==> flow/design.v <==
  module cfs_synch#(
    parameter DATA_WIDTH = 32
  ) (
    input                       clk,
    input     [DATA_WIDTH-1:0]  i,
    output reg[DATA_WIDTH-1:0]  o
  );
    always@(posedge clk) begin
      o <= i;
    end
  endmodule
  module cfs_edge_detect #(parameter bit EDGE = 1, parameter bit RESET_VAL = !EDGE)(
    input clk,
    input reset_n,
    input data,
    output reg detected
  );
    reg dly1_data;
    always@(posedge clk or negedge reset_n) begin
      if(reset_n == 0) begin
        dly1_data <= RESET_VAL;
      end
      else begin
        dly1_data <= data;
      end
    end
    assign detected = ((data == EDGE) & (dly1_data == !EDGE));
  endmodule
  module cfs_synch_fifo #(
     parameter DATA_WIDTH = 32,
     parameter FIFO_DEPTH = 8,
     parameter CDC        = 1,
    localparam CNT_WIDTH = $clog2(FIFO_DEPTH)
  ) (
    input                       reset_n,
    input                       push_clk,
    input                       push_valid,
    input[DATA_WIDTH-1:0]       push_data,
    output wire                 push_ready,
    output wire                 push_full,
    output wire                 push_empty,
    output reg[CNT_WIDTH:0]     push_fifo_lvl,
    input                       pop_clk,
    output wire                 pop_valid,
    output wire[DATA_WIDTH-1:0] pop_data,
    input                       pop_ready,
    output wire                 pop_full,
    output wire                 pop_empty,
    output reg[CNT_WIDTH:0]     pop_fifo_lvl
  );
    reg[DATA_WIDTH-1:0] fifo[0:FIFO_DEPTH-1];
    wire[CNT_WIDTH-1:0] rd_ptr_push;
    reg[CNT_WIDTH-1:0]  rd_ptr_pop;
    reg[CNT_WIDTH-1:0] next_wr_ptr_push;
    reg[CNT_WIDTH-1:0] next_rd_ptr_pop;
    reg[CNT_WIDTH-1:0] wr_ptr_push;
    wire[CNT_WIDTH-1:0] wr_ptr_pop;
    reg[CNT_WIDTH:0] push_fifo_lvl_dly;
    reg[CNT_WIDTH:0] pop_fifo_lvl_dly;
    always_comb begin
      if(wr_ptr_push == FIFO_DEPTH - 1) begin
        next_wr_ptr_push = 0;
      end
      else begin
        next_wr_ptr_push = wr_ptr_push + 1;
      end
    end
    always@(posedge push_clk or negedge reset_n) begin
      if(reset_n == 0) begin
        push_fifo_lvl_dly  <= 0;
      end
      else begin
        push_fifo_lvl_dly <= push_fifo_lvl;
      end
    end
    always@(posedge pop_clk or negedge reset_n) begin
      if(reset_n == 0) begin
        pop_fifo_lvl_dly  <= 0;
      end
      else begin
        pop_fifo_lvl_dly <= pop_fifo_lvl;
      end
    end
    assign push_empty = (push_fifo_lvl == 0);
    assign push_full  = (push_fifo_lvl == FIFO_DEPTH);
    always@(posedge push_clk or negedge reset_n) begin
      if(reset_n == 0) begin
        wr_ptr_push <= 0;
      end
      else begin
        if(push_valid & push_ready) begin
          fifo[wr_ptr_push] <= push_data;
          wr_ptr_push       <= next_wr_ptr_push;
        end
      end
    end
    assign push_ready = push_valid & !push_full;
    always_comb begin
      if(rd_ptr_pop == FIFO_DEPTH - 1) begin
        next_rd_ptr_pop = 0;
      end
      else begin
        next_rd_ptr_pop = rd_ptr_pop + 1;
      end
    end
    assign pop_empty = (pop_fifo_lvl == 0);
    assign pop_full  = (pop_fifo_lvl == FIFO_DEPTH);
    always@(posedge pop_clk or negedge reset_n) begin
      if(reset_n == 0) begin
        rd_ptr_pop <= 0;
      end
      else begin
        if(pop_valid & pop_ready) begin
          rd_ptr_pop <= next_rd_ptr_pop;
        end
      end
    end
    always_comb begin
      if(wr_ptr_push == rd_ptr_push) begin
        if(push_fifo_lvl_dly >= FIFO_DEPTH - 1) begin
          push_fifo_lvl = FIFO_DEPTH;
        end
        else begin
          push_fifo_lvl = 0;
        end
      end
      else if(wr_ptr_push > rd_ptr_push) begin
        push_fifo_lvl = wr_ptr_push - rd_ptr_push;
      end
      else begin
        push_fifo_lvl = FIFO_DEPTH - (rd_ptr_push - wr_ptr_push);
      end
    end
    always_comb begin
      if(wr_ptr_pop == rd_ptr_pop) begin
        if(pop_fifo_lvl_dly >= FIFO_DEPTH - 1) begin
          pop_fifo_lvl = FIFO_DEPTH;
        end
        else begin
          pop_fifo_lvl = 0;
        end
      end
      else if(wr_ptr_pop > rd_ptr_pop) begin
        pop_fifo_lvl = wr_ptr_pop - rd_ptr_pop;
      end
      else begin
        pop_fifo_lvl = FIFO_DEPTH - (rd_ptr_pop - wr_ptr_pop);
      end
    end
    assign pop_valid = !pop_empty;
    assign pop_data  = fifo[rd_ptr_pop];
    if(CDC == 1) begin
      cfs_synch#(CNT_WIDTH) synch_wr_ptr_push2pop(
        .clk(pop_clk),
        .i(wr_ptr_push),
        .o(wr_ptr_pop)
      );
      cfs_synch#(CNT_WIDTH) synch_rd_ptr_pop2push(
        .clk(push_clk),
        .i(rd_ptr_pop),
        .o(rd_ptr_push)
      );
    end
    else begin
       assign wr_ptr_pop  = wr_ptr_push;
       assign rd_ptr_push = rd_ptr_pop;
    end
  endmodule
  module cfs_rx_ctrl #(
    parameter ALGN_DATA_WIDTH       = 32,
    parameter STATUS_CNT_DROP_WIDTH = 8,
    localparam int unsigned ALGN_OFFSET_WIDTH = ALGN_DATA_WIDTH <= 8 ? 1 : $clog2(ALGN_DATA_WIDTH/8),
    localparam int unsigned ALGN_SIZE_WIDTH   = $clog2(ALGN_DATA_WIDTH/8)+1,
    localparam int unsigned FIFO_DATA_WIDTH   = ALGN_DATA_WIDTH + ALGN_OFFSET_WIDTH + ALGN_SIZE_WIDTH
  )(
    input                                  preset_n,
    input                                  pclk,
    input                                  clr_cnt_dop,
    output wire[STATUS_CNT_DROP_WIDTH-1:0] status_cnt_drop,
    input                                  md_rx_clk,
    input                                  md_rx_valid,
    input[ALGN_DATA_WIDTH-1:0]             md_rx_data,
    input[ALGN_OFFSET_WIDTH-1:0]           md_rx_offset,
    input[ALGN_SIZE_WIDTH-1:0]             md_rx_size,
    output wire                            md_rx_ready,
    output reg                             md_rx_err,
    output wire                            push_valid,
    output wire[FIFO_DATA_WIDTH-1:0]       push_data,
    input                                  push_ready,
    input                                  rx_fifo_full
    );
    localparam int unsigned DATA_MSB = ALGN_DATA_WIDTH-1;
    localparam int unsigned DATA_LSB = 0;
    localparam int unsigned OFFSET_MSB = ALGN_DATA_WIDTH+ALGN_OFFSET_WIDTH-1;
    localparam int unsigned OFFSET_LSB = ALGN_DATA_WIDTH;
    localparam int unsigned SIZE_MSB = ALGN_DATA_WIDTH+ALGN_OFFSET_WIDTH+ALGN_SIZE_WIDTH-1;
    localparam int unsigned SIZE_LSB = ALGN_DATA_WIDTH+ALGN_OFFSET_WIDTH;
    reg[STATUS_CNT_DROP_WIDTH-1:0] md_rx_clk_status_cnt_drop;
    cfs_synch#(STATUS_CNT_DROP_WIDTH) synch_status_cnt_drop(
      .clk(pclk),
      .i  (clr_cnt_dop ? {STATUS_CNT_DROP_WIDTH{1'b0}} : md_rx_clk_status_cnt_drop),
      .o  (status_cnt_drop)
    );
    always@(posedge md_rx_clk or negedge preset_n) begin
      if(!preset_n) begin
        md_rx_clk_status_cnt_drop <= 0;
      end
      else if(clr_cnt_dop) begin
        md_rx_clk_status_cnt_drop <= 0;
      end
      else begin
        if(md_rx_valid & md_rx_ready & md_rx_err) begin
          if(md_rx_clk_status_cnt_drop < (('h1 << STATUS_CNT_DROP_WIDTH) - 1)) begin
            md_rx_clk_status_cnt_drop <= md_rx_clk_status_cnt_drop + 1;
          end
        end
      end
    end
    wire[ALGN_SIZE_WIDTH:0]   md_rx_numer;
    wire[ALGN_SIZE_WIDTH-1:0] md_rx_rem;
    assign md_rx_numer = (ALGN_DATA_WIDTH / 8) + md_rx_offset;
    assign md_rx_rem   = md_rx_numer % md_rx_size;
    always_comb begin
      if(md_rx_valid == 1) begin
        if(md_rx_size == 0) begin
          md_rx_err = 1;
        end
        else if(md_rx_rem != 0) begin
          md_rx_err = 1;
        end
        else begin
          md_rx_err = 0;
        end
      end
      else begin
        md_rx_err = 0;
      end
    end
    assign md_rx_ready = (push_valid & push_ready) | md_rx_err;
    assign push_valid = md_rx_valid & !md_rx_err;
    assign push_data[SIZE_MSB  :SIZE_LSB]   = md_rx_size;
    assign push_data[OFFSET_MSB:OFFSET_LSB] = md_rx_offset;
    assign push_data[DATA_MSB  :DATA_LSB]   = md_rx_data;
  endmodule
  module cfs_tx_ctrl #(
    parameter ALGN_DATA_WIDTH = 32,
    localparam int unsigned ALGN_OFFSET_WIDTH = ALGN_DATA_WIDTH <= 8 ? 1 : $clog2(ALGN_DATA_WIDTH/8),
    localparam int unsigned ALGN_SIZE_WIDTH   = $clog2(ALGN_DATA_WIDTH/8)+1,
    localparam int unsigned FIFO_DATA_WIDTH   = ALGN_DATA_WIDTH + ALGN_OFFSET_WIDTH + ALGN_SIZE_WIDTH
  )(
    input                              pop_valid,
    input[FIFO_DATA_WIDTH-1:0]         pop_data,
    output wire                        pop_ready,
    output wire                        md_tx_valid,
    output wire[ALGN_DATA_WIDTH-1:0]   md_tx_data,
    output wire[ALGN_OFFSET_WIDTH-1:0] md_tx_offset,
    output wire[ALGN_SIZE_WIDTH-1:0]   md_tx_size,
    input                              md_tx_ready
    );
    localparam int unsigned DATA_MSB = ALGN_DATA_WIDTH-1;
    localparam int unsigned DATA_LSB = 0;
    localparam int unsigned OFFSET_MSB = ALGN_DATA_WIDTH+ALGN_OFFSET_WIDTH-1;
    localparam int unsigned OFFSET_LSB = ALGN_DATA_WIDTH;
    localparam int unsigned SIZE_MSB = ALGN_DATA_WIDTH+ALGN_OFFSET_WIDTH+ALGN_SIZE_WIDTH-1;
    localparam int unsigned SIZE_LSB = ALGN_DATA_WIDTH+ALGN_OFFSET_WIDTH;
    assign pop_ready    = pop_valid & md_tx_ready;
    assign md_tx_valid  = pop_valid;
    assign md_tx_data   = pop_data[DATA_MSB:DATA_LSB];
    assign md_tx_offset = pop_data[OFFSET_MSB:OFFSET_LSB];
    assign md_tx_size   = pop_data[SIZE_MSB:SIZE_LSB];
  endmodule
  module cfs_ctrl #(
    parameter ALGN_DATA_WIDTH = 32,
    localparam int unsigned ALGN_OFFSET_WIDTH = ALGN_DATA_WIDTH <= 8 ? 1 : $clog2(ALGN_DATA_WIDTH/8),
    localparam int unsigned ALGN_SIZE_WIDTH   = $clog2(ALGN_DATA_WIDTH/8)+1,
    localparam int unsigned FIFO_WIDTH        = ALGN_DATA_WIDTH + ALGN_OFFSET_WIDTH + ALGN_SIZE_WIDTH
  )(
    input                        reset_n,
    input                        clk,
    input                        pop_valid,
    input[FIFO_WIDTH-1:0]        pop_data,
    output reg                   pop_ready,
    output reg                   push_valid,
    output reg[FIFO_WIDTH-1:0]   push_data,
    input                        push_ready,
    input[ALGN_OFFSET_WIDTH-1:0] ctrl_offset,
    input[ALGN_SIZE_WIDTH-1:0]   ctrl_size
    );
    localparam int unsigned DATA_MSB = ALGN_DATA_WIDTH-1;
    localparam int unsigned DATA_LSB = 0;
    localparam int unsigned OFFSET_MSB = ALGN_DATA_WIDTH+ALGN_OFFSET_WIDTH-1;
    localparam int unsigned OFFSET_LSB = ALGN_DATA_WIDTH;
    localparam int unsigned SIZE_MSB = ALGN_DATA_WIDTH+ALGN_OFFSET_WIDTH+ALGN_SIZE_WIDTH-1;
    localparam int unsigned SIZE_LSB = ALGN_DATA_WIDTH+ALGN_OFFSET_WIDTH;
    reg[ALGN_OFFSET_WIDTH-1:0] unaligned_offset;
    reg[ALGN_SIZE_WIDTH-1:0] unaligned_size;
    reg[ALGN_DATA_WIDTH-1:0] unaligned_data;
    reg[ALGN_SIZE_WIDTH-1:0] unaligned_bytes_processed;
    reg[ALGN_SIZE_WIDTH-1:0] aligned_bytes_processed;
    always@(posedge clk or negedge reset_n) begin
      if(reset_n == 0) begin
        pop_ready                 <= 1;
        push_valid                <= 0;
        push_data                 <= 0;
        unaligned_offset          <= 0;
        unaligned_size            <= 0;
        unaligned_data            <= 0;
        unaligned_bytes_processed <= 0;
        aligned_bytes_processed   <= 0;
      end
      else begin
        if((push_valid == 1) & (push_ready == 0)) begin
          if(unaligned_bytes_processed >= unaligned_size) begin
            if((pop_valid == 1) && (pop_ready == 1)) begin
              pop_ready                 <= 0;
              unaligned_offset          <= pop_data[OFFSET_MSB:OFFSET_LSB];
              unaligned_size            <= pop_data[SIZE_MSB:SIZE_LSB];
              unaligned_data            <= pop_data[DATA_MSB:DATA_LSB];
              unaligned_bytes_processed <= 0;
            end
            else if((pop_valid == 1) && (pop_ready == 0)) begin
              pop_ready <= 1;
            end
            else begin
              pop_ready <= 1;
            end
          end
          else begin
            pop_ready <= 0;
          end
        end
        else if((push_valid == 1) & (push_ready == 1)) begin
          if(unaligned_bytes_processed >= unaligned_size) begin
            if((pop_valid == 1) && (pop_ready == 1)) begin
              if(pop_data[SIZE_MSB:SIZE_LSB] >= ctrl_size) begin
                push_valid                       <= 1;
                push_data[DATA_MSB:DATA_LSB]     <= ((('h1 << (ctrl_size * 8)) - 1) & (pop_data[DATA_MSB:DATA_LSB] >> (pop_data[OFFSET_MSB:OFFSET_LSB] * 8))) << (8 * ctrl_offset);
                push_data[SIZE_MSB:SIZE_LSB]     <= ctrl_size;
                push_data[OFFSET_MSB:OFFSET_LSB] <= ctrl_offset;
                unaligned_offset                 <= pop_data[OFFSET_MSB:OFFSET_LSB];
                unaligned_size                   <= pop_data[SIZE_MSB:SIZE_LSB];
                unaligned_data                   <= pop_data[DATA_MSB:DATA_LSB];
                unaligned_bytes_processed        <= ctrl_size;
                aligned_bytes_processed          <= 0;
                if(pop_data[SIZE_MSB:SIZE_LSB] > ctrl_size) begin
                  pop_ready <= 0;
                end
                else begin
                  pop_ready <= 1;
                end
              end
              else begin
                push_valid              <= 0;
                push_data               <= ((('h1 << (pop_data[SIZE_MSB:SIZE_LSB] * 8)) - 1) & (pop_data[DATA_MSB:DATA_LSB] >> (pop_data[OFFSET_MSB:OFFSET_LSB] * 8))) << (8 * ctrl_offset);
                aligned_bytes_processed <= pop_data[SIZE_MSB:SIZE_LSB];
              end
            end
            else if((pop_valid == 1) && (pop_ready == 0)) begin
              pop_ready               <= 1;
              push_valid              <= 0;
              push_data               <= 0;
              aligned_bytes_processed <= 0;
            end
            else begin
              pop_ready               <= 1;
              push_valid              <= 0;
              push_data               <= 0;
              aligned_bytes_processed <= 0;
            end
          end
          else begin
            if((unaligned_size - unaligned_bytes_processed) >= ctrl_size) begin
              push_valid                       <= 1;
              push_data[DATA_MSB:DATA_LSB]     <= ((('h1 << (ctrl_size * 8)) - 1) & (unaligned_data >> ((unaligned_offset + unaligned_bytes_processed) * 8))) << (8 * ctrl_offset);
              push_data[SIZE_MSB:SIZE_LSB]     <= ctrl_size;
              push_data[OFFSET_MSB:OFFSET_LSB] <= ctrl_offset;
              unaligned_bytes_processed        <= unaligned_bytes_processed + ctrl_size;
              aligned_bytes_processed          <= 0;
              if(unaligned_bytes_processed + ctrl_size >= unaligned_size) begin
                pop_ready <= 1;
              end
            end
            else begin
              push_valid                <= 0;
              push_data                 <= ((('h1 << ((unaligned_size - unaligned_bytes_processed) * 8)) - 1) & (unaligned_data >> ((unaligned_offset + unaligned_bytes_processed) * 8))) << (8 * ctrl_offset);
              unaligned_bytes_processed <= unaligned_size;
              aligned_bytes_processed   <= unaligned_size - unaligned_bytes_processed;
              pop_ready <= 1;
            end
          end
        end
        else begin
          if(unaligned_bytes_processed >= unaligned_size) begin
            if((pop_valid == 1) && (pop_ready == 1)) begin
              if(pop_data[SIZE_MSB:SIZE_LSB] >= (ctrl_size - aligned_bytes_processed)) begin
                push_valid                       <= 1;
                push_data[DATA_MSB:DATA_LSB]     <= push_data[DATA_MSB:DATA_LSB] | (((('h1 << ((ctrl_size - aligned_bytes_processed) * 8)) - 1) & (pop_data[DATA_MSB:DATA_LSB] >> (pop_data[OFFSET_MSB:OFFSET_LSB] * 8))) << (8 * (ctrl_offset + aligned_bytes_processed)));
                push_data[SIZE_MSB:SIZE_LSB]     <= ctrl_size;
                push_data[OFFSET_MSB:OFFSET_LSB] <= ctrl_offset;
                unaligned_offset                 <= pop_data[OFFSET_MSB:OFFSET_LSB];
                unaligned_size                   <= pop_data[SIZE_MSB:SIZE_LSB];
                unaligned_data                   <= pop_data[DATA_MSB:DATA_LSB];
                unaligned_bytes_processed        <= ctrl_size - aligned_bytes_processed;
                if(pop_data[SIZE_MSB:SIZE_LSB] == (ctrl_size - aligned_bytes_processed)) begin
                  pop_ready <= 1;
                end
                else begin
                  pop_ready <= 0;
                end
              end
              else begin
                push_valid                <= 0;
                push_data                 <= push_data | (((('h1 << (pop_data[SIZE_MSB:SIZE_LSB] * 8)) - 1) & (pop_data[DATA_MSB:DATA_LSB] >> (pop_data[OFFSET_MSB:OFFSET_LSB] * 8))) << (8 * (ctrl_offset + aligned_bytes_processed)));
                aligned_bytes_processed   <= aligned_bytes_processed + pop_data[SIZE_MSB:SIZE_LSB];
                unaligned_offset          <= pop_data[OFFSET_MSB:OFFSET_LSB];
                unaligned_size            <= pop_data[SIZE_MSB:SIZE_LSB];
                unaligned_data            <= pop_data[DATA_MSB:DATA_LSB];
                unaligned_bytes_processed <= pop_data[SIZE_MSB:SIZE_LSB];
                pop_ready                 <= 1;
              end
            end
            else if((pop_valid == 1) && (pop_ready == 0)) begin
              pop_ready <= 1;
            end
            else begin
              pop_ready <= 1;
            end
          end
          else begin
            if(unaligned_size - unaligned_bytes_processed >= (ctrl_size - aligned_bytes_processed)) begin
              push_valid                       <= 1;
              push_data[DATA_MSB:DATA_LSB]     <= push_data[DATA_MSB:DATA_LSB] | (((('h1 << ((ctrl_size - aligned_bytes_processed) * 8)) - 1) & (unaligned_data >> ((unaligned_offset + unaligned_bytes_processed) * 8))) << (8 * (ctrl_offset + aligned_bytes_processed)));
              push_data[SIZE_MSB:SIZE_LSB]     <= ctrl_size;
              push_data[OFFSET_MSB:OFFSET_LSB] <= ctrl_offset;
              unaligned_bytes_processed        <= unaligned_bytes_processed + ctrl_size - aligned_bytes_processed;
              if(unaligned_bytes_processed + ctrl_size - aligned_bytes_processed >= unaligned_size) begin
                pop_ready <= 1;
              end
              else begin
                pop_ready <= 0;
              end
            end
            else begin
              push_valid                <= 0;
              push_data                 <= push_data | (((('h1 << ((unaligned_size - unaligned_bytes_processed) * 8)) - 1) & (unaligned_data >> ((unaligned_offset + unaligned_bytes_processed) * 8))) << (8 * (ctrl_offset + aligned_bytes_processed)));
              aligned_bytes_processed   <= aligned_bytes_processed + (unaligned_size - unaligned_bytes_processed) ;
              unaligned_bytes_processed <= unaligned_size;
              pop_ready <= 1;
            end
          end
        end
      end
    end
  endmodule
  module cfs_regs#(
    parameter APB_ADDR_WIDTH        = 16,
    parameter ALGN_DATA_WIDTH       = 32,
    parameter STATUS_CNT_DROP_WIDTH = 8,
    parameter STATUS_RX_LVL_WIDTH   = 4,
    parameter STATUS_TX_LVL_WIDTH   = 4,
    localparam int unsigned APB_DATA_WIDTH  = 32,
    localparam int unsigned ALGN_OFFSET_WIDTH = ALGN_DATA_WIDTH <= 8 ? 1 : $clog2(ALGN_DATA_WIDTH/8),
    localparam int unsigned ALGN_SIZE_WIDTH   = $clog2(ALGN_DATA_WIDTH/8)+1) (
    input wire                            pclk,
    input wire                            presetn,
    input wire[APB_ADDR_WIDTH-1:0]        paddr,
    input wire                            pwrite,
    input wire                            psel,
    input wire                            penable,
    input wire[APB_DATA_WIDTH-1:0]        pwdata,
    output reg                            pready,
    output reg[APB_DATA_WIDTH-1:0]        prdata,
    output reg                            pslverr,
    output reg[ALGN_OFFSET_WIDTH-1:0]     ctrl_offset,
    output reg[ALGN_SIZE_WIDTH-1:0]       ctrl_size,
    output reg                            ctrl_clr,
    input wire[STATUS_CNT_DROP_WIDTH-1:0] status_cnt_drop,
    input wire[STATUS_RX_LVL_WIDTH-1:0]   status_rx_lvl,
    input wire[STATUS_TX_LVL_WIDTH-1:0]   status_tx_lvl,
    input wire                            rx_fifo_empty,
    input wire                            rx_fifo_full,
    input wire                            tx_fifo_empty,
    input wire                            tx_fifo_full,
    input wire                            max_drop,
    output wire                           irq
  );
    localparam ADDR_CTRL    = 'h0000;
    localparam ADDR_STATUS  = 'h000c;
    localparam ADDR_IRQEN   = 'h00f0;
    localparam ADDR_IRQ     = 'h00f4;
    localparam LSB_CTRL_SIZE   = 0;
    localparam LSB_CTRL_OFFSET = 8;
    localparam LSB_CTRL_CLR    = 16;
    localparam LSB_STATUS_CNT_DROP = 0;
    localparam LSB_STATUS_RX_LVL   = 8;
    localparam LSB_STATUS_TX_LVL   = 16;
    localparam LSB_IRQEN_RX_FIFO_EMPTY = 0;
    localparam LSB_IRQEN_RX_FIFO_FULL  = 1;
    localparam LSB_IRQEN_TX_FIFO_EMPTY = 2;
    localparam LSB_IRQEN_TX_FIFO_FULL  = 3;
    localparam LSB_IRQEN_MAX_DROP      = 4;
    localparam LSB_IRQ_RX_FIFO_EMPTY = LSB_IRQEN_RX_FIFO_EMPTY;
    localparam LSB_IRQ_RX_FIFO_FULL  = LSB_IRQEN_RX_FIFO_FULL;
    localparam LSB_IRQ_TX_FIFO_EMPTY = LSB_IRQEN_TX_FIFO_EMPTY;
    localparam LSB_IRQ_TX_FIFO_FULL  = LSB_IRQEN_TX_FIFO_FULL;
    localparam LSB_IRQ_MAX_DROP      = LSB_IRQEN_MAX_DROP;
    wire[APB_ADDR_WIDTH-1:0] addr_aligned;
    assign addr_aligned = {paddr[APB_ADDR_WIDTH-1:2], 2'b00};
    reg wr_ctrl_is_illegal;
    wire[ALGN_SIZE_WIDTH-1:0] ctrl_size_wr_val;
    assign ctrl_size_wr_val = pwdata[LSB_CTRL_SIZE + ALGN_SIZE_WIDTH - 1 : LSB_CTRL_SIZE];
    wire[ALGN_OFFSET_WIDTH-1:0] ctrl_offset_wr_val;
    assign ctrl_offset_wr_val = pwdata[LSB_CTRL_OFFSET + ALGN_OFFSET_WIDTH - 1 : LSB_CTRL_OFFSET];
    reg[APB_DATA_WIDTH-1:0] ctrl_rd_val;
    wire[ALGN_SIZE_WIDTH:0]   ctrl_wr_numer;
    wire[ALGN_SIZE_WIDTH-1:0] ctrl_wr_rem;
    assign ctrl_wr_numer = (ALGN_DATA_WIDTH / 8) + ctrl_offset_wr_val;
    assign ctrl_wr_rem   = ctrl_wr_numer % ctrl_size_wr_val;
    reg irqen_rx_fifo_empty;
    reg irqen_rx_fifo_full;
    reg irqen_tx_fifo_empty;
    reg irqen_tx_fifo_full;
    reg irqen_max_drop;
    reg irq_rx_fifo_empty;
    reg irq_rx_fifo_full;
    reg irq_tx_fifo_empty;
    reg irq_tx_fifo_full;
    reg irq_max_drop;
    always_comb begin
      ctrl_rd_val = 0;
      ctrl_rd_val[LSB_CTRL_SIZE   + ALGN_SIZE_WIDTH   - 1 : LSB_CTRL_SIZE]   = ctrl_size;
      ctrl_rd_val[LSB_CTRL_OFFSET + ALGN_OFFSET_WIDTH - 1 : LSB_CTRL_OFFSET] = ctrl_offset;
    end
    reg[APB_DATA_WIDTH-1:0] status_rd_val;
    always_comb begin
      status_rd_val = 0;
      status_rd_val[LSB_STATUS_CNT_DROP+ STATUS_CNT_DROP_WIDTH-1:LSB_STATUS_CNT_DROP] = status_cnt_drop;
      status_rd_val[LSB_STATUS_RX_LVL  + STATUS_RX_LVL_WIDTH-1  :LSB_STATUS_RX_LVL]   = status_rx_lvl;
      status_rd_val[LSB_STATUS_TX_LVL  + STATUS_TX_LVL_WIDTH-1  :LSB_STATUS_TX_LVL]   = status_tx_lvl;
    end
    reg[APB_DATA_WIDTH-1:0] irqen_rd_val;
    always_comb begin
      irqen_rd_val = 0;
      irqen_rd_val[LSB_IRQEN_RX_FIFO_EMPTY] = irqen_rx_fifo_empty;
      irqen_rd_val[LSB_IRQEN_RX_FIFO_FULL]  = irqen_rx_fifo_full;
      irqen_rd_val[LSB_IRQEN_TX_FIFO_EMPTY] = irqen_tx_fifo_empty;
      irqen_rd_val[LSB_IRQEN_TX_FIFO_FULL]  = irqen_tx_fifo_full;
      irqen_rd_val[LSB_IRQEN_MAX_DROP]      = irqen_max_drop;
    end
    reg[APB_DATA_WIDTH-1:0] irq_rd_val;
    always_comb begin
      irq_rd_val = 0;
      irq_rd_val[LSB_IRQEN_RX_FIFO_EMPTY] = irq_rx_fifo_empty;
      irq_rd_val[LSB_IRQEN_RX_FIFO_FULL]  = irq_rx_fifo_full;
      irq_rd_val[LSB_IRQEN_TX_FIFO_EMPTY] = irq_tx_fifo_empty;
      irq_rd_val[LSB_IRQEN_TX_FIFO_FULL]  = irq_tx_fifo_full;
      irq_rd_val[LSB_IRQEN_MAX_DROP]      = irq_max_drop;
    end
    wire edge_rx_fifo_empty;
    wire edge_rx_fifo_full;
    wire edge_tx_fifo_empty;
    wire edge_tx_fifo_full;
    wire edge_max_drop;
    cfs_edge_detect #(.EDGE(1), .RESET_VAL(1)) edge_detect_rx_fifo_empty(.clk(pclk), .reset_n(presetn), .data(rx_fifo_empty), .detected(edge_rx_fifo_empty));
    cfs_edge_detect #(.EDGE(1), .RESET_VAL(0)) edge_detect_rx_fifo_full( .clk(pclk), .reset_n(presetn), .data(rx_fifo_full),  .detected(edge_rx_fifo_full));
    cfs_edge_detect #(.EDGE(1), .RESET_VAL(1)) edge_detect_tx_fifo_empty(.clk(pclk), .reset_n(presetn), .data(tx_fifo_empty), .detected(edge_tx_fifo_empty));
    cfs_edge_detect #(.EDGE(1), .RESET_VAL(0)) edge_detect_tx_fifo_full( .clk(pclk), .reset_n(presetn), .data(tx_fifo_full),  .detected(edge_tx_fifo_full));
    cfs_edge_detect #(.EDGE(1), .RESET_VAL(0)) edge_detect_max_drop(     .clk(pclk), .reset_n(presetn), .data(max_drop),      .detected(edge_max_drop));
    assign irq = 
      (edge_rx_fifo_empty & irqen_rx_fifo_empty) | 
      (edge_rx_fifo_full  & irqen_rx_fifo_full)  | 
      (edge_tx_fifo_empty & irqen_tx_fifo_empty) | 
      (edge_tx_fifo_full  & irqen_tx_fifo_full) | 
      (edge_max_drop      & irqen_max_drop);
    always@(posedge pclk or negedge presetn) begin
      if(presetn == 0) begin
        ctrl_offset <= 0;
        ctrl_size   <= 1;
        irqen_rx_fifo_empty <= 0;
        irqen_rx_fifo_full  <= 0;
        irqen_tx_fifo_empty <= 0;
        irqen_tx_fifo_full  <= 0;
        irqen_max_drop      <= 0;
        irq_rx_fifo_empty <= 0;
        irq_rx_fifo_full  <= 0;
        irq_tx_fifo_empty <= 0;
        irq_tx_fifo_full  <= 0;
        irq_max_drop      <= 0;
        wr_ctrl_is_illegal <= 0;
        ctrl_clr           <= 0;
        pready             <= 0;
        pslverr            <= 0;
        prdata             <= 0;
      end
      else begin
        ctrl_clr <= 0;
        if(psel == 1 && penable == 1) begin
          if(pready == 0) begin
            case(addr_aligned) 
              ADDR_CTRL : begin
                if(pwrite) begin
                  if(wr_ctrl_is_illegal == 0) begin
                    if(ctrl_size_wr_val == 0) begin
                      wr_ctrl_is_illegal <= 1;
                      pready             <= 0;
                      pslverr            <= 0;
                    end
                    else if(ctrl_wr_rem != 0) begin
                      wr_ctrl_is_illegal <= 1;
                      pready             <= 0;
                      pslverr            <= 0;
                    end
                    else if(ctrl_offset_wr_val + ctrl_size_wr_val > (ALGN_DATA_WIDTH / 8)) begin
                      wr_ctrl_is_illegal <= 1;
                      pready             <= 0;
                      pslverr            <= 0;
                    end
                    else begin
                      wr_ctrl_is_illegal <= 0;
                      pready             <= 1;
                      pslverr            <= 0;
                      ctrl_size          <= ctrl_size_wr_val;
                      ctrl_offset        <= ctrl_offset_wr_val;
                      ctrl_clr           <= pwdata[LSB_CTRL_CLR];
                    end
                  end
                  else begin
                    wr_ctrl_is_illegal <= 0;
                    pready             <= 1;
                    pslverr            <= 1;
                  end
                end
                else begin
                  prdata <= ctrl_rd_val;
                  pready <= 1;
                end
              end
              ADDR_STATUS : begin
                if(pwrite) begin
                  pready  <= 1;
                  pslverr <= 1;
                  prdata  <= 0;
                end
                else begin
                  pready  <= 1;
                  pslverr <= 0;
                  prdata  <= status_rd_val;
                end
              end
              ADDR_IRQEN : begin
                if(pwrite) begin
                  pready  <= 1;
                  pslverr <= 0;
                  irqen_rx_fifo_empty <= pwdata[LSB_IRQEN_RX_FIFO_EMPTY];
                  irqen_rx_fifo_full  <= pwdata[LSB_IRQEN_RX_FIFO_FULL];
                  irqen_tx_fifo_empty <= pwdata[LSB_IRQEN_TX_FIFO_EMPTY];
                  irqen_tx_fifo_full  <= pwdata[LSB_IRQEN_TX_FIFO_FULL];
                  irqen_max_drop      <= pwdata[LSB_IRQEN_MAX_DROP];
                end
                else begin
                  pready  <= 1;
                  pslverr <= 0;
                  prdata  <= irqen_rd_val;
                end
              end
              ADDR_IRQ : begin
                if(pwrite) begin
                  pready  <= 1;
                  pslverr <= 0;
                  irq_rx_fifo_empty <= irq_rx_fifo_empty & !pwdata[LSB_IRQEN_RX_FIFO_EMPTY];
                  irq_rx_fifo_full  <= irq_rx_fifo_full  & !pwdata[LSB_IRQEN_RX_FIFO_FULL];
                  irq_tx_fifo_empty <= irq_tx_fifo_empty & !pwdata[LSB_IRQEN_TX_FIFO_EMPTY];
                  irq_tx_fifo_full  <= irq_tx_fifo_full  & !pwdata[LSB_IRQEN_TX_FIFO_FULL];
                  irq_max_drop      <= irq_max_drop      & !pwdata[LSB_IRQEN_MAX_DROP];
                end
                else begin
                  pready  <= 1;
                  pslverr <= 0;
                  prdata  <= irq_rd_val;
                end
              end
              default : begin
                pready  <= 1;
                pslverr <= 1;
                prdata  <= 0;
              end
            endcase
          end
          else begin
            pready  <= 0;
            pslverr <= 0;
            prdata  <= 0;
          end
        end
        else begin
          pready  <= 0;
          pslverr <= 0;
          prdata  <= 0;
        end
        if(edge_rx_fifo_empty) begin
          irq_rx_fifo_empty <= 1;
        end
        if(edge_rx_fifo_full) begin
          irq_rx_fifo_full <= 1;
        end
        if(edge_tx_fifo_empty) begin
          irq_tx_fifo_empty <= 1;
        end
        if(edge_tx_fifo_full) begin
          irq_tx_fifo_full <= 1;
        end
        if(edge_max_drop) begin
          irq_max_drop <= 1;
        end
      end
    end
  endmodule
  module cfs_aligner_core#(
    parameter APB_ADDR_WIDTH  = 16,
    parameter ALGN_DATA_WIDTH = 32,
    parameter FIFO_DEPTH      = 8,
     parameter CDC_RX_TO_REG  = 1,
     parameter CDC_REG_TO_TX  = 1,
    localparam int unsigned STATUS_CNT_DROP_WIDTH = 8,
    localparam int unsigned APB_DATA_WIDTH  = 32,
    localparam int unsigned ALGN_OFFSET_WIDTH = ALGN_DATA_WIDTH <= 8 ? 1 : $clog2(ALGN_DATA_WIDTH/8),
    localparam int unsigned ALGN_SIZE_WIDTH   = $clog2(ALGN_DATA_WIDTH/8)+1
  ) (
    input wire pclk,
    input wire preset_n,
    input wire[APB_ADDR_WIDTH-1:0]    paddr,
    input wire                        pwrite,
    input wire                        psel,
    input wire                        penable,
    input wire[APB_DATA_WIDTH-1:0]    pwdata,
    output wire                       pready,
    output reg[APB_DATA_WIDTH-1:0]    prdata,
    output reg                        pslverr,
    input                             md_rx_clk,
    input                             md_rx_valid,
    input[ALGN_DATA_WIDTH-1:0]        md_rx_data,
    input[ALGN_OFFSET_WIDTH-1:0]      md_rx_offset,
    input[ALGN_SIZE_WIDTH-1:0]        md_rx_size,
    output reg                        md_rx_ready,
    output reg                        md_rx_err,
    input                             md_tx_clk,
    output reg                        md_tx_valid,
    output reg[ALGN_DATA_WIDTH-1:0]   md_tx_data,
    output reg[ALGN_OFFSET_WIDTH-1:0] md_tx_offset,
    output reg[ALGN_SIZE_WIDTH-1:0]   md_tx_size,
    input                             md_tx_ready,
    input                             md_tx_err,
    output wire                       irq
  );
    localparam int unsigned FIFO_WIDTH        = ALGN_DATA_WIDTH + ALGN_OFFSET_WIDTH + ALGN_SIZE_WIDTH;
    localparam int unsigned FIFO_LVL_WIDTH    = $clog2(FIFO_DEPTH) + 1;
    wire[STATUS_CNT_DROP_WIDTH-1:0] rx_ctrl_2_regs_status_cnt_drop;
    wire                            regs_2_rx_ctrl_ctrl_clr;
    wire                            rx_ctrl_2_rx_fifo_push_valid;
    wire[FIFO_WIDTH-1:0]            rx_ctrl_2_rx_fifo_push_data;
    wire                            rx_fifo_2_rx_ctrl_push_ready;
    wire                            rx_fifo_2_rx_ctrl_push_full;
    wire                            rx_fifo_2_regs_fifo_full;
    wire                            rx_fifo_2_regs_fifo_empty;
    wire[FIFO_LVL_WIDTH-1:0]        rx_fifo_2_regs_fifo_lvl;
    wire[FIFO_LVL_WIDTH-1:0]        tx_fifo_2_regs_fifo_lvl;
    wire                            tx_fifo_2_regs_fifo_empty;
    wire                            tx_fifo_2_regs_fifo_full;
    wire                            tx_fifo_2_tx_ctrl_pop_valid;
    wire[FIFO_WIDTH-1:0]            tx_fifo_2_tx_ctrl_pop_data;
    wire                            tx_fifo_2_tx_ctrl_pop_ready;
    wire                            rx_fifo_2_ctrl_pop_valid;
    wire[FIFO_WIDTH-1:0]            rx_fifo_2_ctrl_pop_data;
    wire                            rx_fifo_2_ctrl_pop_ready;
    wire                            ctrl_2_tx_fifo_push_valid;
    wire[FIFO_WIDTH-1:0]            ctrl_2_tx_fifo_push_data;
    wire                            ctrl_2_tx_fifo_push_ready;
    wire[ALGN_OFFSET_WIDTH-1:0]     regs_2_ctrl_ctrl_offset;
    wire[ALGN_SIZE_WIDTH-1:0]       regs_2_ctrl_ctrl_size;
    cfs_rx_ctrl #(
      .ALGN_DATA_WIDTH      (ALGN_DATA_WIDTH),
      .STATUS_CNT_DROP_WIDTH(STATUS_CNT_DROP_WIDTH)
    ) rx_ctrl (
      .preset_n       (preset_n),
      .pclk           (pclk),
      .status_cnt_drop(rx_ctrl_2_regs_status_cnt_drop),
      .clr_cnt_dop    (regs_2_rx_ctrl_ctrl_clr),
      .md_rx_clk      (md_rx_clk),
      .md_rx_valid    (md_rx_valid),
      .md_rx_data     (md_rx_data),
      .md_rx_offset   (md_rx_offset),
      .md_rx_size     (md_rx_size),
      .md_rx_ready    (md_rx_ready),
      .md_rx_err      (md_rx_err),
      .push_valid     (rx_ctrl_2_rx_fifo_push_valid),
      .push_data      (rx_ctrl_2_rx_fifo_push_data),
      .push_ready     (rx_fifo_2_rx_ctrl_push_ready),
      .rx_fifo_full   (rx_fifo_2_rx_ctrl_push_full)
    );
    cfs_synch_fifo #(
      .DATA_WIDTH(FIFO_WIDTH),
      .FIFO_DEPTH(FIFO_DEPTH),
      .CDC(       CDC_RX_TO_REG)) rx_fifo (
      .reset_n      (preset_n),
      .push_clk     (md_rx_clk),
      .push_valid   (rx_ctrl_2_rx_fifo_push_valid),
      .push_data    (rx_ctrl_2_rx_fifo_push_data),
      .push_ready   (rx_fifo_2_rx_ctrl_push_ready),
      .push_full    (rx_fifo_2_rx_ctrl_push_full),
      .push_empty   (),
      .push_fifo_lvl(),
      .pop_clk      (pclk),
      .pop_valid    (rx_fifo_2_ctrl_pop_valid),
      .pop_data     (rx_fifo_2_ctrl_pop_data),
      .pop_ready    (rx_fifo_2_ctrl_pop_ready),
      .pop_full     (rx_fifo_2_regs_fifo_full),
      .pop_empty    (rx_fifo_2_regs_fifo_empty),
      .pop_fifo_lvl (rx_fifo_2_regs_fifo_lvl)
    );
    cfs_synch_fifo #(
      .DATA_WIDTH(FIFO_WIDTH),
      .FIFO_DEPTH(FIFO_DEPTH),
      .CDC(       CDC_REG_TO_TX)) tx_fifo (
      .reset_n   (preset_n),
      .push_clk  (pclk),
      .push_valid(ctrl_2_tx_fifo_push_valid),
      .push_data (ctrl_2_tx_fifo_push_data),
      .push_ready(ctrl_2_tx_fifo_push_ready),
      .push_full (tx_fifo_2_regs_fifo_full),
      .push_empty(tx_fifo_2_regs_fifo_empty),
      .push_fifo_lvl(tx_fifo_2_regs_fifo_lvl),
      .pop_clk   (md_tx_clk),
      .pop_valid (tx_fifo_2_tx_ctrl_pop_valid),
      .pop_data  (tx_fifo_2_tx_ctrl_pop_data),
      .pop_ready (tx_fifo_2_tx_ctrl_pop_ready),
      .pop_full  (),
      .pop_empty (),
      .pop_fifo_lvl ()
    );
    cfs_tx_ctrl #(
      .ALGN_DATA_WIDTH(ALGN_DATA_WIDTH)
    ) tx_ctrl (
      .pop_valid   (tx_fifo_2_tx_ctrl_pop_valid),
      .pop_data    (tx_fifo_2_tx_ctrl_pop_data),
      .pop_ready   (tx_fifo_2_tx_ctrl_pop_ready),
      .md_tx_valid (md_tx_valid),
      .md_tx_data  (md_tx_data),
      .md_tx_offset(md_tx_offset),
      .md_tx_size  (md_tx_size),
      .md_tx_ready (md_tx_ready)
    );
    cfs_ctrl #(
      .ALGN_DATA_WIDTH(ALGN_DATA_WIDTH)
    ) ctrl(
      .reset_n    (preset_n),
      .clk        (pclk),
      .pop_valid  (rx_fifo_2_ctrl_pop_valid),
      .pop_data   (rx_fifo_2_ctrl_pop_data),
      .pop_ready  (rx_fifo_2_ctrl_pop_ready),
      .push_valid (ctrl_2_tx_fifo_push_valid),
      .push_data  (ctrl_2_tx_fifo_push_data),
      .push_ready (ctrl_2_tx_fifo_push_ready),
      .ctrl_offset(regs_2_ctrl_ctrl_offset),
      .ctrl_size  (regs_2_ctrl_ctrl_size)
      );
    cfs_regs#(
      .APB_ADDR_WIDTH       (APB_ADDR_WIDTH),
      .STATUS_CNT_DROP_WIDTH(STATUS_CNT_DROP_WIDTH),
      .ALGN_DATA_WIDTH      (ALGN_DATA_WIDTH)) regs (
      .pclk           (pclk),
      .presetn        (preset_n),
      .paddr          (paddr),
      .pwrite         (pwrite),
      .psel           (psel),
      .penable        (penable),
      .pwdata         (pwdata),
      .pready         (pready),
      .prdata         (prdata),
      .pslverr        (pslverr),
      .ctrl_offset    (regs_2_ctrl_ctrl_offset),
      .ctrl_size      (regs_2_ctrl_ctrl_size),
      .ctrl_clr       (regs_2_rx_ctrl_ctrl_clr),
      .status_cnt_drop(rx_ctrl_2_regs_status_cnt_drop),
      .status_rx_lvl  (rx_fifo_2_regs_fifo_lvl),
      .status_tx_lvl  (tx_fifo_2_regs_fifo_lvl),
      .rx_fifo_empty  (rx_fifo_2_regs_fifo_empty),
      .rx_fifo_full   (rx_fifo_2_regs_fifo_full),
      .tx_fifo_empty  (tx_fifo_2_regs_fifo_empty),
      .tx_fifo_full   (tx_fifo_2_regs_fifo_full),
      .max_drop       (rx_ctrl_2_regs_status_cnt_drop == (('h1 << STATUS_CNT_DROP_WIDTH) - 1)),
      .irq            (irq)
    );
  endmodule
  module cfs_aligner#(
    parameter ALGN_DATA_WIDTH = 32,
    parameter FIFO_DEPTH      = 8,
    localparam int unsigned APB_ADDR_WIDTH    = 16,
    localparam int unsigned APB_DATA_WIDTH    = 32,
    localparam int unsigned ALGN_OFFSET_WIDTH = ALGN_DATA_WIDTH <= 8 ? 1 : $clog2(ALGN_DATA_WIDTH/8),
    localparam int unsigned ALGN_SIZE_WIDTH   = $clog2(ALGN_DATA_WIDTH/8)+1
  ) (
    input wire clk,
    input wire reset_n,
    input wire[APB_ADDR_WIDTH-1:0]    paddr,
    input wire                        pwrite,
    input wire                        psel,
    input wire                        penable,
    input wire[APB_DATA_WIDTH-1:0]    pwdata,
    output wire                       pready,
    output reg[APB_DATA_WIDTH-1:0]    prdata,
    output reg                        pslverr,
    input                             md_rx_valid,
    input[ALGN_DATA_WIDTH-1:0]        md_rx_data,
    input[ALGN_OFFSET_WIDTH-1:0]      md_rx_offset,
    input[ALGN_SIZE_WIDTH-1:0]        md_rx_size,
    output reg                        md_rx_ready,
    output reg                        md_rx_err,
    output reg                        md_tx_valid,
    output reg[ALGN_DATA_WIDTH-1:0]   md_tx_data,
    output reg[ALGN_OFFSET_WIDTH-1:0] md_tx_offset,
    output reg[ALGN_SIZE_WIDTH-1:0]   md_tx_size,
    input                             md_tx_ready,
    input                             md_tx_err,
    output reg                        irq
  );
    localparam int unsigned STATUS_CNT_DROP_WIDTH = 8;
    cfs_aligner_core#(
      .APB_ADDR_WIDTH( APB_ADDR_WIDTH),
      .ALGN_DATA_WIDTH(ALGN_DATA_WIDTH),
      .FIFO_DEPTH(     FIFO_DEPTH),
      .CDC_RX_TO_REG(  0),
      .CDC_REG_TO_TX(  0)) core (
      .pclk        (clk),
      .preset_n    (reset_n),
      .paddr       (paddr),
      .pwrite      (pwrite),
      .psel        (psel),
      .penable     (penable),
      .pwdata      (pwdata),
      .pready      (pready),
      .prdata      (prdata),
      .pslverr     (pslverr),
      .md_rx_clk   (clk),
      .md_rx_valid (md_rx_valid),
      .md_rx_data  (md_rx_data),
      .md_rx_offset(md_rx_offset),
      .md_rx_size  (md_rx_size),
      .md_rx_ready (md_rx_ready),
      .md_rx_err   (md_rx_err),
      .md_tx_clk   (clk),
      .md_tx_valid (md_tx_valid),
      .md_tx_data  (md_tx_data),
      .md_tx_offset(md_tx_offset),
      .md_tx_size  (md_tx_size),
      .md_tx_ready (md_tx_ready),
      .md_tx_err   (md_tx_err),
      .irq         (irq)
    );
  endmodule
======== Step by step through the tools: cfs_aligner ========
Module cfs_aligner before and after one edit of its RTL, step after step.
"before" refers to lines of the RTL above, "after" to lines of the edited file.
"change" is "after" less "before", of the values as shown; "rel. change" is that difference over "before", in percent.
Operators: Yosys type, input widths -> output width; for muxes data width and select width s.
Library cell names are shortened.
Not given: n/a
set-up
  design top .............................. cfs_aligner
  clock port .............................. clk
  library ................................. sky130hd
  corner .................................. tt_025C_1v80

======== The edit ========
Unified diff, file above to edited file.
The edited RTL no longer does the same as the RTL above: the edit was made by script, with no optimisation intended.
begin of diff
@@ -89,5 +89,5 @@
       end
       else begin
-        if(push_valid & push_ready) begin
+        begin
           fifo[wr_ptr_push] <= push_data;
           wr_ptr_push       <= next_wr_ptr_push;
end of diff

======== After elaboration ========
Source: Yosys, flattened and elaborated. Widths are those after wreduce. Registers that Yosys merges into a memory's read port (data or address) are not register bits. Print and check cells do not count.
storage and ports
  what                        before  after  change  rel. change (%)
  bits in registers           774     774    0       0.00
  input bits                  93      93     0       0.00
  output and inout port bits  75      75     0       0.00
operators by class
  what                              before  after  change  rel. change (%)
  add/sub/neg operators             28      28     0       0.00
  divide/modulo/power cells         2       2      0       0.00
  $lt $le $gt $ge                   16      16     0       0.00
  eq/ne operators                   59      59     0       0.00
  shift operators                   16      16     0       0.00
  mux-type cells                    174     174    0       0.00
  bitwise gates (word level)        53      53     0       0.00
  reductions and logical operators  73      73     0       0.00
operator list
  kind                 before  after  change  rel. change (%)
  $reduce_and 3->1     18      2      -16     -88.89
  $reduce_and 2->1     3       19     +16     +533.33
  $ne 3x2->1 const B   2       4      +2      +100.00
  $ne 3x3->1 const B   3       2      -1      -33.33
  $ne 5x5->1 const B   2       1      -1      -50.00
  $ne 3x1->1 const B   1       0      -1      -100.00
  $ne 5x3->1 const B   0       1      +1      n/a
  $mux 1               78      78     0       0.00
  $mux 3               41      41     0       0.00
  $and 1x1->1          26      26     0       0.00
  $mux 32              21      21     0       0.00
  $reduce_bool 2->1    17      17     0       0.00
  $eq 3x3->1 const B   16      16     0       0.00
  $mux 2               16      16     0       0.00
  $not 1->1            12      12     0       0.00
  $logic_not 1->1      10      10     0       0.00
  $mux 4               10      10     0       0.00
  $reduce_and 4->1     9       9      0       0.00
  $eq 3x2->1 const B   8       8      0       0.00
  $ne 2x1->1 const B   8       8      0       0.00
  $ge 3x3->1           7       7      0       0.00
  $logic_not 3->1      6       6      0       0.00
  $sub 3x3->4          6       6      0       0.00
  $ne 4x4->1 const B   5       5      0       0.00
  $or 1x1->1           5       5      0       0.00
  $add 3x1->3 const B  4       4      0       0.00
  $and 32x32->32       4       4      0       0.00
  $eq 3x1->1 const B   4       4      0       0.00
Not every row of either side is listed.

======== Logic depth ========
Longest topological path by Yosys (ltp), each cell counted once; first at word level (registers and memories cut), then after technology mapping (sequential cells cut; the memories' decode and read muxes count).
logic depth
  what                           before  after  change  rel. change (%)
  depth after elaboration        15      15     0       0.00
  ABC_AREA                       0       0      n/a     n/a
  mapped depth                   25      26     +1      +4.00
  gate-level depth less buffers  22      22     0       0.00

======== Mapped cells and area ========
Yosys stat after the flow's synthesis: flattened, memories mapped to cells. It holds for the ABC_AREA given above (unset counts as 0); a run with the other value may have another netlist.
cells by type
  type       before  after  change  rel. change (%)
  mux2_2     139     170    +31     +22.30
  nand2_1    262     284    +22     +8.40
  nand4_1    11      30     +19     +172.73
  and3_1     35      17     -18     -51.43
  a21oi_1    80      64     -16     -20.00
  o211ai_1   32      16     -16     -50.00
  clkbuf_1   103     88     -15     -14.56
  o21ai_1    30      15     -15     -50.00
  a222oi_1   51      63     +12     +23.53
  a22o_1     51      41     -10     -19.61
  a41oi_1    37      47     +10     +27.03
  nor2_1     161     152    -9      -5.59
  buf_4      17      26     +9      +52.94
  a2bb2oi_1  6       15     +9      +150.00
  o21ai_0    125     117    -8      -6.40
  a21o_1     28      20     -8      -28.57
  a2111oi_0  9       1      -8      -88.89
  buf_1      23      16     -7      -30.43
Not every row of either side is listed.
mapped netlist
  what                            before   after    change  rel. change (%)
  standard cells after synthesis  2805     2777     -28     -1.00
  synthesis area (µm²)            35486.5  35624.2  +137.7  +0.39
  sequential area (µm²)           21745.9  21745.9  0.0     0.00
  flip-flops                      752      752      0       0.00
  buffer cells                    179      170      -9      -5.03
The figures by module come from a second, unflattened synthesis with its own total; it is not the netlist above.
second synthesis, totals
  what                                     before   after    change  rel. change (%)
  cell total of the unflattened synthesis  2589     2573     -16     -0.62
  area (unflattened synthesis) (µm²)       34718.3  34809.6  +91.3   +0.26
Rows give one instance, submodules left out.
modules, before
  module                             times used  cells  area (µm²)
  cfs_synch_fifo                     2           685    11890.2
  cfs_ctrl #(ALGN_DATA_WIDTH=32)     1           815    6894.1
  cfs_regs                           1           204    2202.1
  cfs_rx_ctrl                        1           140    1177.4
  cfs_tx_ctrl #(ALGN_DATA_WIDTH=32)  1           39     291.5
  cfs_synch #(DATA_WIDTH=8)          1           8      160.2
  cfs_edge_detect                    3           2      38.8
  cfs_edge_detect                    2           2      40.0
  cfs_aligner_core                   1           3      16.3
  cfs_aligner                        1           0      0.0
modules, after
  module                             times used  cells  area (µm²)
  cfs_synch_fifo                     2           677    11845.1
  cfs_ctrl #(ALGN_DATA_WIDTH=32)     1           815    7075.5
  cfs_regs                           1           204    2202.1
  cfs_rx_ctrl                        1           140    1177.4
  cfs_tx_ctrl #(ALGN_DATA_WIDTH=32)  1           39     291.5
  cfs_synch #(DATA_WIDTH=8)          1           8      160.2
  cfs_edge_detect                    3           2      38.8
  cfs_edge_detect                    2           2      40.0
  cfs_aligner_core                   1           3      16.3
  cfs_aligner                        1           0      0.0

======== Path before layout ========
OpenSTA on the mapped netlist: ideal clock, no wires. The path of least setup slack (recovery checks aside). Input and output delay are each 20% of the period. Register names are those of the netlist, which keeps one name where synthesis merged equal registers.
timing post-synthesis
  what                                 before                     after                      change  rel. change (%)
  path kind                            input port to output port  input port to output port  n/a     n/a
  from                                 input md_rx_size[1]        input md_rx_size[1]        n/a     n/a
  to                                   output md_rx_ready         output md_rx_ready         n/a     n/a
  clock period (ns)                    10.0                       10.0                       0.0     0.00
  output delay (ns)                    2.000                      2.000                      0.000   0.00
  time at the first pin (ns)           2.000                      2.000                      0.000   0.00
  arrival time (ns)                    4.930                      4.775                      -0.155  -3.14
  data required time (ns)              8.000                      8.000                      0.000   0.00
  path slack (ns)                      3.070                      3.225                      +0.155  n/a
  path delay (ns)                      2.930                      2.775                      -0.155  -5.29
  driving pins on the path             13                         17                         +4      +30.77
  path buffers                         0                          0                          0       n/a
  period reached after synthesis (ns)  6.93                       6.775                      -0.155  -2.24
"path delay" is the arrival time less input delay plus setup time.
At an output port there is no setup time.
"driving pins on the path" counts driving pins, that of a launching flip-flop among them; a cell with two outputs on the path counts twice.
"period reached after synthesis" is the clock period less the worst setup slack; recovery checks do not enter. This is arithmetic on one report: input and output delays are still those of the set period (20% each).
The rows between start and end are the longest chain of elaborated cells between them; the timing report does not say that the signal goes this way. Where chains are equally long, one stands for them.
Each line given opens the expression or statement behind the cell; cells for indexed reads and writes are added by Yosys, which also makes memories of some case tables.
between the ends, post-synthesis, before
  cell sequence ........................... nor2_1 -> nand2_1 -> ha_1 -> o21a_1 -> o21ai_0 -> nor2b_1 -> mux2_2 -> ha_1 -> a21boi_0 -> a311o_1 -> o41ai_1 -> a21oi_1 -> nand2b_1
  cells in the longest elaborated chain ... 10
RTL lines, path post-synthesis, before
  what               RTL line  text
  from (decl)        915       input[ALGN_SIZE_WIDTH-1:0]        md_rx_size,
  $mod 4x3->4        222       assign md_rx_rem   = md_rx_numer % md_rx_size;
  $reduce_bool 3->1  228       else if(md_rx_rem != 0) begin
  $mux 1             228
  $mux 1             225       if(md_rx_size == 0) begin
  $mux 1             224       if(md_rx_valid == 1) begin
  $logic_not 1->1    240       assign push_valid = md_rx_valid & !md_rx_err;
  $and 1x1->1        240
  $and 1x1->1        97        assign push_ready = push_valid & !push_full;
  $and 1x1->1        239       assign md_rx_ready = (push_valid & push_ready) | md_rx_err;
  $or 1x1->1         239
  to (decl)          916       output reg                        md_rx_ready,
Nets of the timed path that keep an RTL name, with a line that drives or declares them; the list need not be complete.
nets with RTL names, path post-synthesis, before
  net        RTL line
  md_rx_err  224
between the ends, post-synthesis, after
  cell sequence ........................... inv_1 -> ha_1 -> o211ai_1 -> ha_1 -> o21a_1 -> o21a_1 -> nor2_1 -> nor2_1 -> a21o_1 -> inv_1 -> fa_1 -> a21bo_2 -> a21oi_1 -> o21ai_0 -> a211o_1 -> a32oi_1 -> a31oi_1
  cells in the longest elaborated chain ... 10
RTL lines, path post-synthesis, after
  what               RTL line  text
  from (decl)        915       input[ALGN_SIZE_WIDTH-1:0]        md_rx_size,
  $mod 4x3->4        222       assign md_rx_rem   = md_rx_numer % md_rx_size;
  $reduce_bool 3->1  228       else if(md_rx_rem != 0) begin
  $mux 1             228
  $mux 1             225       if(md_rx_size == 0) begin
  $mux 1             224       if(md_rx_valid == 1) begin
  $logic_not 1->1    240       assign push_valid = md_rx_valid & !md_rx_err;
  $and 1x1->1        240
  $and 1x1->1        97        assign push_ready = push_valid & !push_full;
  $and 1x1->1        239       assign md_rx_ready = (push_valid & push_ready) | md_rx_err;
  $or 1x1->1         239
  to (decl)          916       output reg                        md_rx_ready,

======== Timing after layout ========
From the final timing report of each run of set A: the path of least setup slack in the routed layout; clock arrival at registers is part of the times.
timing post-layout
  what                        before                     after                      change  rel. change (%)
  path kind                   input port to output port  input port to output port  n/a     n/a
  from                        input md_rx_size[1]        input md_rx_size[1]        n/a     n/a
  to                          output md_rx_ready         output md_rx_ready         n/a     n/a
  clock period (ns)           8.62                       8.62                       0.00    0.00
  output delay (ns)           1.72                       1.72                       0.00    0.00
  time at the first pin (ns)  1.72                       1.72                       0.00    0.00
  arrival time (ns)           6.35                       6.30                       -0.05   -0.79
  data required time (ns)     6.90                       6.90                       0.00    0.00
  path slack (ns)             0.55                       0.60                       +0.05   n/a
  driving pins on the path    15                         20                         +5      +33.33
  path buffers                2                          3                          +1      +50.00
The rows between start and end are the longest chain of elaborated cells between them; the timing report does not say that the signal goes this way. Where chains are equally long, one stands for them.
between the ends, post-layout, before
  cell sequence ........................... clkdlybuf4s50_1 -> nor2_1 -> nand2_1 -> ha_1 -> o21a_1 -> o21ai_0 -> nor2b_1 -> mux2_2 -> ha_1 -> a21boi_0 -> a311o_1 -> o41ai_1 -> a21oi_1 -> nand2b_1 -> clkdlybuf4s50_1
  cells in the longest elaborated chain ... 10
RTL lines, path post-layout, before
  what               RTL line  text
  from (decl)        915       input[ALGN_SIZE_WIDTH-1:0]        md_rx_size,
  $mod 4x3->4        222       assign md_rx_rem   = md_rx_numer % md_rx_size;
  $reduce_bool 3->1  228       else if(md_rx_rem != 0) begin
  $mux 1             228
  $mux 1             225       if(md_rx_size == 0) begin
  $mux 1             224       if(md_rx_valid == 1) begin
  $logic_not 1->1    240       assign push_valid = md_rx_valid & !md_rx_err;
  $and 1x1->1        240
  $and 1x1->1        97        assign push_ready = push_valid & !push_full;
  $and 1x1->1        239       assign md_rx_ready = (push_valid & push_ready) | md_rx_err;
  $or 1x1->1         239
  to (decl)          916       output reg                        md_rx_ready,
between the ends, post-layout, after
  cell sequence ........................... clkdlybuf4s50_1 -> inv_1 -> ha_1 -> o211ai_1 -> ha_1 -> o21a_1 -> o21a_1 -> nor2_1 -> nor2_1 -> a21o_1 -> inv_1 -> fa_1 -> a21bo_2 -> a21oi_1 -> o21ai_0 -> a211o_1 -> a32oi_1 -> buf_4 -> a31oi_1 -> clkdlybuf4s50_1
  cells in the longest elaborated chain ... 10
RTL lines, path post-layout, after
  what               RTL line  text
  from (decl)        915       input[ALGN_SIZE_WIDTH-1:0]        md_rx_size,
  $mod 4x3->4        222       assign md_rx_rem   = md_rx_numer % md_rx_size;
  $reduce_bool 3->1  228       else if(md_rx_rem != 0) begin
  $mux 1             228
  $mux 1             225       if(md_rx_size == 0) begin
  $mux 1             224       if(md_rx_valid == 1) begin
  $logic_not 1->1    240       assign push_valid = md_rx_valid & !md_rx_err;
  $and 1x1->1        240
  $and 1x1->1        97        assign push_ready = push_valid & !push_full;
  $and 1x1->1        239       assign md_rx_ready = (push_valid & push_ready) | md_rx_err;
  $or 1x1->1         239
  to (decl)          916       output reg                        md_rx_ready,

======== Flow runs ========
Both versions went through the flow (Yosys, OpenROAD) with the same settings in each pair. Constraints: input delay and output delay 20% of the set period each, output load 0.01 pF.
flow settings, set A
  CORE_UTILIZATION ........................ 40
  period_ns ............................... 8.62
  CAP_MARGIN .............................. 20
  CORE_MARGIN ............................. 2
  SLEW_MARGIN ............................. 20
measured results, set A
  what                                       before   after    change  rel. change (%)
  mapped cell area after synthesis (µm²)     35486.5  35624.2  +137.7  +0.39
  area of the die (µm²)                      91113.4  91463.9  +350.5  +0.38
  standard-cell area after layout (µm²)      40619.0  40800.4  +181.4  +0.45
  post-route utilization (%)                 46.1     46.2     +0.1    n/a
  smallest setup slack (ns)                  0.545    0.597    +0.052  n/a
  setup total negative slack (ns)            0.000    0.000    0.000   n/a
  worst hold slack in the final report (ns)  0.466    0.459    -0.007  n/a
  reached clock period (ns)                  8.075    8.023    -0.052  -0.64
flow settings, set B
  CAP_MARGIN .............................. 5
  CORE_MARGIN ............................. 8
  CORE_UTILIZATION ........................ 31
  HOLD_SLACK_MARGIN ....................... 0.03
  PLACE_DENSITY_LB_ADDON .................. 0.21
  SETUP_SLACK_MARGIN ...................... 1.4
  SLEW_MARGIN ............................. 40
  period_ns ............................... 7.08
measured results, set B
  what                                       before    after     change  rel. change (%)
  mapped cell area after synthesis (µm²)     35486.5   35624.2   +137.7  +0.39
  area of the die (µm²)                      125557.0  126021.0  +464.0  +0.37
  standard-cell area after layout (µm²)      41959.0   42089.1   +130.1  +0.31
  post-route utilization (%)                 36.8      36.9      +0.1    n/a
  smallest setup slack (ns)                  1.302     1.173     -0.129  n/a
  setup total negative slack (ns)            0.000     0.000     0.000   n/a
  worst hold slack in the final report (ns)  0.461     0.452     -0.009  n/a
  reached clock period (ns)                  5.778     5.907     +0.129  +2.23
"reached clock period" is the run's clock period less its worst setup slack. It is reckoned from that one timing run; input and output delays stay at 20% of the period that was set.
